==> flow/design.v <==
`timescale 1ns / 1ps
module syntropy_core #(
    parameter DATA_WIDTH = 16,
    parameter ADDR_WIDTH = 8,
    parameter THRESHOLD_DEFAULT = 16'hE666,   
    parameter LEARNING_RATE = 16'h0019,      
    parameter MAX_ITERATIONS = 8'd10
)(
    input wire clk,
    input wire rst_n,
    input wire [DATA_WIDTH-1:0] voltage_drift,     
    input wire [DATA_WIDTH-1:0] packet_loss,       
    input wire [DATA_WIDTH-1:0] temp_variance,     
    input wire [DATA_WIDTH-1:0] phase_jitter,      
    input wire [DATA_WIDTH-1:0] threshold,         
    input wire enable_learning,                    
    input wire mesh_broadcast_en,                  
    output reg stable,                             
    output reg [DATA_WIDTH-1:0] flux_value,        
    output reg [DATA_WIDTH-1:0] correction_vector,  
    output reg [DATA_WIDTH-1:0] optimized_params,  
    output reg learning_active,                    
    output reg mesh_broadcast_req,                 
    input wire [DATA_WIDTH-1:0] mesh_flux_in,      
    input wire [DATA_WIDTH-1:0] mesh_correction_in,  
    input wire mesh_valid_in,                      
    output reg [DATA_WIDTH-1:0] mesh_flux_out,     
    output reg [DATA_WIDTH-1:0] mesh_correction_out,  
    output reg mesh_valid_out,                     
    output reg [7:0] iteration_count,              
    output reg [3:0] state,                        
    output reg error_flag                          
);
    localparam IDLE = 4'd0;
    localparam EVALUATE = 4'd1;
    localparam LEARN = 4'd2;
    localparam CORRECT = 4'd3;
    localparam BROADCAST = 4'd4;
    localparam ERROR = 4'd5;
    reg [DATA_WIDTH-1:0] flux_reg;
    reg [DATA_WIDTH-1:0] threshold_reg;
    reg [DATA_WIDTH-1:0] metrics [0:3];   
    reg [DATA_WIDTH-1:0] gradients [0:3];  
    reg [DATA_WIDTH-1:0] params [0:3];    
    reg [7:0] iter_count;
    reg [3:0] current_state;
    reg learning_en;
    reg mesh_en;
    wire [DATA_WIDTH-1:0] flux_calc;
    wire signed [22:0] gradient_calc [0:3];
    wire signed [31:0] scaled_step [0:3];
    wire [DATA_WIDTH-1:0] param_update [0:3];
    wire signed [17:0] flux_error;
    localparam signed [31:0] LEARNING_RATE_S = LEARNING_RATE;
    wire overflow_flag;
    assign flux_calc = 16'h0100 - (voltage_drift + packet_loss + 
                                   (temp_variance >> 8) + phase_jitter);
    assign flux_error = $signed({2'b00, threshold_reg}) - $signed({2'b00, flux_reg});
    assign gradient_calc[0] = -2 * flux_error;  
    assign gradient_calc[1] = -2 * flux_error;  
    assign gradient_calc[2] = (-2 * flux_error) >>> 8;  
    assign gradient_calc[3] = -2 * flux_error;  
    assign scaled_step[0] = (LEARNING_RATE_S * gradient_calc[0]) >>> 8;
    assign scaled_step[1] = (LEARNING_RATE_S * gradient_calc[1]) >>> 8;
    assign scaled_step[2] = (LEARNING_RATE_S * gradient_calc[2]) >>> 8;
    assign scaled_step[3] = (LEARNING_RATE_S * gradient_calc[3]) >>> 8;
    assign param_update[0] = params[0] - scaled_step[0][DATA_WIDTH-1:0];
    assign param_update[1] = params[1] - scaled_step[1][DATA_WIDTH-1:0];
    assign param_update[2] = params[2] - scaled_step[2][DATA_WIDTH-1:0];
    assign param_update[3] = params[3] - scaled_step[3][DATA_WIDTH-1:0];
    assign overflow_flag = (flux_calc[15] == 1'b1) || 
                          (param_update[0][15] == 1'b1) ||
                          (param_update[1][15] == 1'b1) ||
                          (param_update[2][15] == 1'b1) ||
                          (param_update[3][15] == 1'b1);
    always @(posedge clk or negedge rst_n) begin
        if (!rst_n) begin
            stable <= 1'b0;
            flux_value <= 16'h0000;
            correction_vector <= 16'h0000;
            optimized_params <= 16'h0000;
            learning_active <= 1'b0;
            mesh_broadcast_req <= 1'b0;
            mesh_flux_out <= 16'h0000;
            mesh_correction_out <= 16'h0000;
            mesh_valid_out <= 1'b0;
            iteration_count <= 8'd0;
            state <= IDLE;
            error_flag <= 1'b0;
            params[0] <= 16'h0000;  
            params[1] <= 16'h0000;  
            params[2] <= 16'h0000;  
            params[3] <= 16'h0000;  
            threshold_reg <= THRESHOLD_DEFAULT;
            flux_reg <= 16'h0000;
            current_state <= IDLE;
            learning_en <= 1'b0;
            mesh_en <= 1'b0;
            iter_count <= 8'd0;
        end else begin
            threshold_reg <= threshold;
            learning_en <= enable_learning;
            mesh_en <= mesh_broadcast_en;
            metrics[0] <= voltage_drift;
            metrics[1] <= packet_loss;
            metrics[2] <= temp_variance;
            metrics[3] <= phase_jitter;
            case (current_state)
                IDLE: begin
                    stable <= 1'b0;
                    learning_active <= 1'b0;
                    mesh_broadcast_req <= 1'b0;
                    mesh_valid_out <= 1'b0;
                    error_flag <= 1'b0;
                    iter_count <= 8'd0;
                    if (overflow_flag) begin
                        current_state <= ERROR;
                    end else begin
                        current_state <= EVALUATE;
                    end
                end
                EVALUATE: begin
                    flux_reg <= flux_calc;
                    flux_value <= flux_calc;
                    if (flux_calc >= threshold_reg) begin
                        stable <= 1'b1;
                        correction_vector <= 16'h0000;
                        current_state <= IDLE;
                    end else begin
                        stable <= 1'b0;
                        correction_vector <= threshold_reg - flux_calc;
                        if (learning_en) begin
                            current_state <= LEARN;
                        end else begin
                            current_state <= CORRECT;
                        end
                    end
                end
                LEARN: begin
                    learning_active <= 1'b1;
                    if (iter_count < MAX_ITERATIONS) begin
                        gradients[0] <= gradient_calc[0];
                        gradients[1] <= gradient_calc[1];
                        gradients[2] <= gradient_calc[2];
                        gradients[3] <= gradient_calc[3];
                        params[0] <= param_update[0];
                        params[1] <= param_update[1];
                        params[2] <= param_update[2];
                        params[3] <= param_update[3];
                        iter_count <= iter_count + 1;
                        iteration_count <= iter_count + 1;
                        flux_reg <= 16'h0100 - (param_update[0] + param_update[1] + 
                                               (param_update[2] >> 8) + param_update[3]);
                    end else begin
                        learning_active <= 1'b0;
                        optimized_params <= params[0] + params[1] + params[2] + params[3];
                        current_state <= CORRECT;
                    end
                end
                CORRECT: begin
                    if (mesh_en && mesh_valid_in) begin
                        correction_vector <= mesh_correction_in;
                    end
                    current_state <= BROADCAST;
                end
                BROADCAST: begin
                    mesh_flux_out <= flux_reg;
                    mesh_correction_out <= correction_vector;
                    mesh_valid_out <= 1'b1;
                    mesh_broadcast_req <= 1'b1;
                    current_state <= IDLE;
                end
                ERROR: begin
                    error_flag <= 1'b1;
                    stable <= 1'b0;
                    learning_active <= 1'b0;
                    mesh_broadcast_req <= 1'b0;
                    mesh_valid_out <= 1'b0;
                end
                default: begin
                    current_state <= IDLE;
                end
            endcase
            state <= current_state;
        end
    end
    always @(posedge clk) begin
        if (mesh_valid_in && mesh_en) begin
        end
    end
endmodule
=== Step by step through the tools: syntropy_core ===
What the tools print for syntropy_core, step after step.
Line numbers count from 1 in the design file above.
Operators: Yosys type, input widths -> output width; for muxes data width and select width s.
Cell names lack the library's common part.
Not given: n/a

* Design top: syntropy_core
* Clock input: clk
* Library: sky130hd
* Timing corner: tt_025C_1v80

=== Word-level counts ===
Counts by Yosys on the flattened word-level netlist (proc, flatten, opt, wreduce). Print and check cells are left out.

* $add $sub $neg: 19
* $mul: 2
* $lt $le $gt $ge: 2
* Equality and inequality tests: 8
* Multiplexer cells: 18
* Bitwise operators: 2
* Reduce/logical cells: 20

{| class="wikitable"
|+ Operators by type and width
! operator !! count
|-
| $mul 6x23->24 const A || 1
|-
| $mul 6x22->23 const A || 1
|-
| $add 16x16->16 || 7
|-
| $sub 16x16->16 || 5
|-
| $pmux 16 s2 || 2
|-
| $mux 16 || 3
|-
| $add 16x8->16 || 2
|-
| $sub 9x16->16 const A || 2
|-
| $neg 17->30 || 1
|-
| $pmux 4 s5 || 1
|-
| $sub 16x16->17 || 1
|-
| $ge 16x16->1 || 1
|-
| $pmux 8 s2 || 1
|-
| $reduce_bool 2->1 || 7
|-
| $reduce_and 2->1 || 6
|-
| $eq 4x2->1 const B || 2
|-
| $eq 4x3->1 const B || 2
|-
| $add 8x1->8 const B || 1
|-
| $lt 8x4->1 const B || 1
|-
| $mux 8 || 1
|-
| $pmux 1 s2 || 4
|-
| $ne 2x2->1 const B || 3
|-
| $logic_or 1x1->1 || 4
|-
| $eq 4x1->1 const B || 1
|-
| $logic_not 4->1 || 1
|-
| $mux 4 || 1
|-
| $mux 3 || 1
|-
| $mux 1 || 3
|}

Not listed: further kinds 4, cells in them 5.

* Register bits: 206
* Input port bits: 117
* Word-level cells: 92

=== Logic depth ===
Depth = most cells in a row (Yosys ltp): at word level without a register or memory, in the mapped netlist without a sequential cell, where the memories' decode and read muxes count.

* Depth in word-level cells: 10
* ABC_AREA: 0
* Mapped depth: 54

=== Netlist ===
The flow's flattened synthesis, as Yosys stat reports it; memories are mapped. The netlist is that of the ABC_AREA named above (0 if unset); the other value can give another one.

* Cells in the netlist: 2071
* Synthesis area: 19094.6 µm²
* Mapped flip-flops: 204
* Buffers: 50

{| class="wikitable"
|+ Cells by type
! type !! count !! total area (µm²)
|-
| dfrtp_1 || 195 || 4879.68
|-
| ha_1 || 262 || 3.28E+03
|-
| fa_1 || 101 || 2.02E+03
|-
| xnor2_1 || 105 || 919.632
|-
| inv_1 || 237 || 889.603
|-
| nand2_1 || 223 || 837.053
|-
| o21ai_0 || 152 || 760.73
|-
| a21oi_1 || 109 || 545.523
|-
| xor2_1 || 56 || 490.47
|-
| mux2_2 || 38 || 427.91
|-
| nor2_1 || 96 || 360.346
|-
| a21o_1 || 41 || 307.795
|-
| dfstp_2 || 9 || 236.477
|-
| nor2b_1 || 36 || 225.216
|-
| nor3_1 || 40 || 200.192
|-
| clkbuf_1 || 43 || 161.405
|-
| nand2b_1 || 24 || 150.144
|-
| a211oi_1 || 19 || 142.637
|}

Other cell types: 71; their cells: 285.

=== Worst setup path after synthesis ===
OpenSTA on the mapped netlist: ideal clock, no wires. The path of least setup slack (recovery checks aside). Input and output delay are each 20% of the period. Register names are those of the netlist, which keeps one name where synthesis merged equal registers.

* Path kind: reg2reg
* Start point: reg threshold_reg[1]
* End point: reg flux_reg[14]
* Period: 13.0 ns
* Arrival: 10.843 ns
* Required time: 12.913 ns
* Path slack: 2.069 ns
* Delay of the path: 10.930 ns
* Driving pins on the path: 52
* Period reached after synthesis: 10.931 ns

"delay of the path" is the arrival time less input delay plus setup time.
"driving pins on the path": output pins that drive a net of the path, with the launching flip-flop's if there is one; two outputs of one cell count as two.
"period reached after synthesis" is the clock period less the worst setup slack; recovery checks do not enter. This is arithmetic on one report: input and output delays are still those of the set period (20% each).
A register here has more assigning lines than the two given.

* Cell sequence: dfstp_2 > inv_1 > fa_1 > nand2b_1 > a21o_4 > a211oi_1 > and2_1 > nand3_1 > or3_1 > nor3_1 > nor2_1 > ha_1 > fa_1 > ha_1 > ha_1 > clkbuf_1 > nand2_1 > o31ai_2 > [... 16 more ...] > inv_1 > fa_1 > inv_1 > ha_1 > inv_1 > fa_1 > nor2b_1 > o21ai_0 > a21boi_0 > o21ai_0 > a21boi_0 > o21ai_0 > a21boi_0 > o21a_1 > nor2_1 > o21ai_0 > mux2_2 > o211ai_1
* Elaborated cells between the ends (all ways): 14
* Classes of those cells: 10 x add/sub; 2 x mul; 2 x mux

{| class="wikitable"
|+ Ends and longest elaborated chain, after synthesis
! element !! RTL line !! RTL
|-
| start: declaration || 41 || <nowiki>reg [DATA_WIDTH-1:0] threshold_reg;</nowiki>
|-
| start: assignment || 94 || <nowiki>threshold_reg <= THRESHOLD_DEFAULT;</nowiki>
|-
| start: assignment || 101 || <nowiki>threshold_reg <= threshold;</nowiki>
|-
| end: assignment || 123 || <nowiki>flux_reg <= flux_calc;</nowiki>
|-
| end: assignment || 152 || <nowiki>flux_reg <= 16'h0100 - (param_update[0] + param_update[1] +</nowiki>
|-
| end: declaration || 40 || <nowiki>reg [DATA_WIDTH-1:0] flux_reg;</nowiki>
|}

Chain of elaborated cells between the ends: none given.

=== Timing after layout ===
Path of least setup slack in the final report of run 1 (OpenROAD, finished layout, wires in). Where an end is a register, its clock arrival counts in the times.

* Path kind: reg2reg
* Start point: reg threshold_reg[1]
* End point: reg flux_reg[15]
* Period: 19.3 ns
* Arrival: 13.71 ns
* Required time: 19.75 ns
* Path slack: 6.04 ns
* Driving pins on the path: 47

Between the ends stands the longest chain of elaborated cells between them, by number of cells; it is not shown to be the way that was timed. Of several equally long chains one is given.
A line is the first line of the expression or statement that the cell stems from. Yosys adds cells for indexed reads and writes and turns some case tables into memories.
A register here has more assigning lines than the two given.

* Cell sequence: dfstp_2 > inv_1 > fa_1 > nand2b_1 > a21o_4 > a211oi_1 > and2_1 > nand3_1 > or3_1 > nor3_1 > nand2_1 > xor2_1 > ha_1 > ha_1 > xor2_1 > ha_1 > ha_1 > clkbuf_1 > [... 11 more ...] > a41oi_1 > o21ai_0 > xnor2_1 > xnor2_2 > fa_1 > fa_1 > fa_1 > ha_1 > nand3_1 > a2111o_1 > a31oi_1 > a21o_1 > a21oi_1 > xor2_1 > xnor2_1 > xnor2_1 > and3_1 > or3_1
* Length of the longest elaborated chain: 10
* Elaborated cells between the ends (all ways): 14
* Classes of those cells: 10 x add/sub; 2 x mul; 2 x mux

{| class="wikitable"
|+ Ends and longest elaborated chain, after layout
! element !! RTL line !! RTL
|-
| start: declaration || 41 || <nowiki>reg [DATA_WIDTH-1:0] threshold_reg;</nowiki>
|-
| start: assignment || 94 || <nowiki>threshold_reg <= THRESHOLD_DEFAULT;</nowiki>
|-
| start: assignment || 101 || <nowiki>threshold_reg <= threshold;</nowiki>
|-
| $sub 16x16->17 || 58 || <nowiki>assign flux_error = $signed({2'b00, threshold_reg}) - $signed({2'b00, flux_reg});</nowiki>
|-
| $neg 17->30 || 59 || <nowiki>assign gradient_calc[0] = -2 * flux_error;</nowiki>
|-
| $mul 6x22->23 || 63 || <nowiki>assign scaled_step[0] = (LEARNING_RATE_S * gradient_calc[0]) >>> 8;</nowiki>
|-
| $sub 16x16->16 || 67 || <nowiki>assign param_update[0] = params[0] - scaled_step[0][DATA_WIDTH-1:0];</nowiki>
|-
| $add 16x16->16 || 152 || <nowiki>flux_reg <= 16'h0100 - (param_update[0] + param_update[1] +</nowiki>
|-
| $add 16x8->16 || 152 ||
|-
| $add 16x16->16 || 152 ||
|-
| $sub 9x16->16 || 152 ||
|-
| $mux 16 || 141 || <nowiki>if (iter_count < MAX_ITERATIONS) begin</nowiki>
|-
| $pmux 16 s2 || 108 || <nowiki>case (current_state)</nowiki>
|-
| end: assignment || 123 || <nowiki>flux_reg <= flux_calc;</nowiki>
|-
| end: assignment || 152 ||
|-
| end: declaration || 40 || <nowiki>reg [DATA_WIDTH-1:0] flux_reg;</nowiki>
|}

Subject: flow runs of syntropy_core

Hi,

Flow measurements of syntropy_core on sky130hd: 5 stored runs with different settings, listed in no order. Input and output delays are each 20% of the period that was set; the output load is 0.01 pF.

=== Run 1 ===
{| class="wikitable"
! Setting !! Value
|-
| CAP_MARGIN || 10
|-
| CELL_PAD_IN_SITES_DETAIL_PLACEMENT || 1
|-
| CORE_UTILIZATION || 40
|-
| GPL_TIMING_DRIVEN || 0
|-
| HOLD_SLACK_MARGIN || -0.02
|-
| MIN_ROUTING_LAYER || met2
|-
| PLACE_DENSITY_LB_ADDON || 0.25
|-
| SETUP_SLACK_MARGIN || 1.24
|-
| period_ns || 19.3
|-
| CORE_MARGIN || 2
|-
| SLEW_MARGIN || 20
|-
! Result !! Value
|-
| Synthesized cell area || 19094.6 µm²
|-
| Overall die area || 49499.6 µm²
|-
| Final utilization || 47.8%
|-
| Worst setup slack after layout || 6.035 ns
|-
| Lowest hold slack || 0.387 ns
|}

=== Run 2 ===
{| class="wikitable"
! Setting !! Value
|-
| CAP_MARGIN || 30
|-
| CELL_PAD_IN_SITES_DETAIL_PLACEMENT || 1
|-
| CELL_PAD_IN_SITES_GLOBAL_PLACEMENT || 2
|-
| CORE_MARGIN || 6
|-
| CORE_UTILIZATION || 36
|-
| CTS_CLUSTER_DIAMETER || 317
|-
| CTS_CLUSTER_SIZE || 62
|-
| GPL_ROUTABILITY_DRIVEN || 1
|-
| MAX_ROUTING_LAYER || met5
|-
| MIN_ROUTING_LAYER || met2
|-
| SETUP_SLACK_MARGIN || -0.94
|-
| TNS_END_PERCENT || 5
|-
| period_ns || 19.8
|-
| SLEW_MARGIN || 20
|-
! Result !! Value
|-
| Synthesized cell area || 19094.6 µm²
|-
| Overall die area || 58711.7 µm²
|-
| Final utilization || 42.6%
|-
| Worst setup slack after layout || 6.563 ns
|-
| Lowest hold slack || 0.448 ns
|}

=== Run 3 ===
{| class="wikitable"
! Setting !! Value
|-
| CAP_MARGIN || 10
|-
| CELL_PAD_IN_SITES_DETAIL_PLACEMENT || 1
|-
| CORE_UTILIZATION || 40
|-
| HOLD_SLACK_MARGIN || -0.02
|-
| PLACE_DENSITY_LB_ADDON || 0.25
|-
| SETUP_SLACK_MARGIN || 1.24
|-
| period_ns || 13.0
|-
| CORE_MARGIN || 2
|-
| SLEW_MARGIN || 20
|-
! Result !! Value
|-
| Synthesized cell area || 19094.6 µm²
|-
| Overall die area || 49499.6 µm²
|-
| Final utilization || 48.6%
|-
| Worst setup slack after layout || 1.730 ns
|-
| Lowest hold slack || 0.473 ns
|}

=== Run 4 ===
{| class="wikitable"
! Setting !! Value
|-
| CORE_UTILIZATION || 40
|-
| SETUP_SLACK_MARGIN || 1.5
|-
| period_ns || 12.4
|-
| CAP_MARGIN || 20
|-
| CORE_MARGIN || 2
|-
| SLEW_MARGIN || 20
|-
! Result !! Value
|-
| Synthesized cell area || 19094.6 µm²
|-
| Overall die area || 49499.6 µm²
|-
| Final utilization || 51.0%
|-
| Worst setup slack after layout || 1.451 ns
|-
| Lowest hold slack || 0.471 ns
|}

=== Run 5 ===
{| class="wikitable"
! Setting !! Value
|-
| ABC_AREA || 1
|-
| CAP_MARGIN || 5
|-
| CELL_PAD_IN_SITES_DETAIL_PLACEMENT || 2
|-
| CELL_PAD_IN_SITES_GLOBAL_PLACEMENT || 1
|-
| CORE_UTILIZATION || 40
|-
| GPL_TIMING_DRIVEN || 0
|-
| HOLD_SLACK_MARGIN || -0.02
|-
| MAX_ROUTING_LAYER || met4
|-
| MIN_ROUTING_LAYER || met1
|-
| PLACE_DENSITY_LB_ADDON || 0.25
|-
| SETUP_SLACK_MARGIN || 1.24
|-
| SLEW_MARGIN || 25
|-
| period_ns || 7.63
|-
| CORE_MARGIN || 2
|}
Unfinished; error DPL-0033 in clock tree synthesis.

Regards
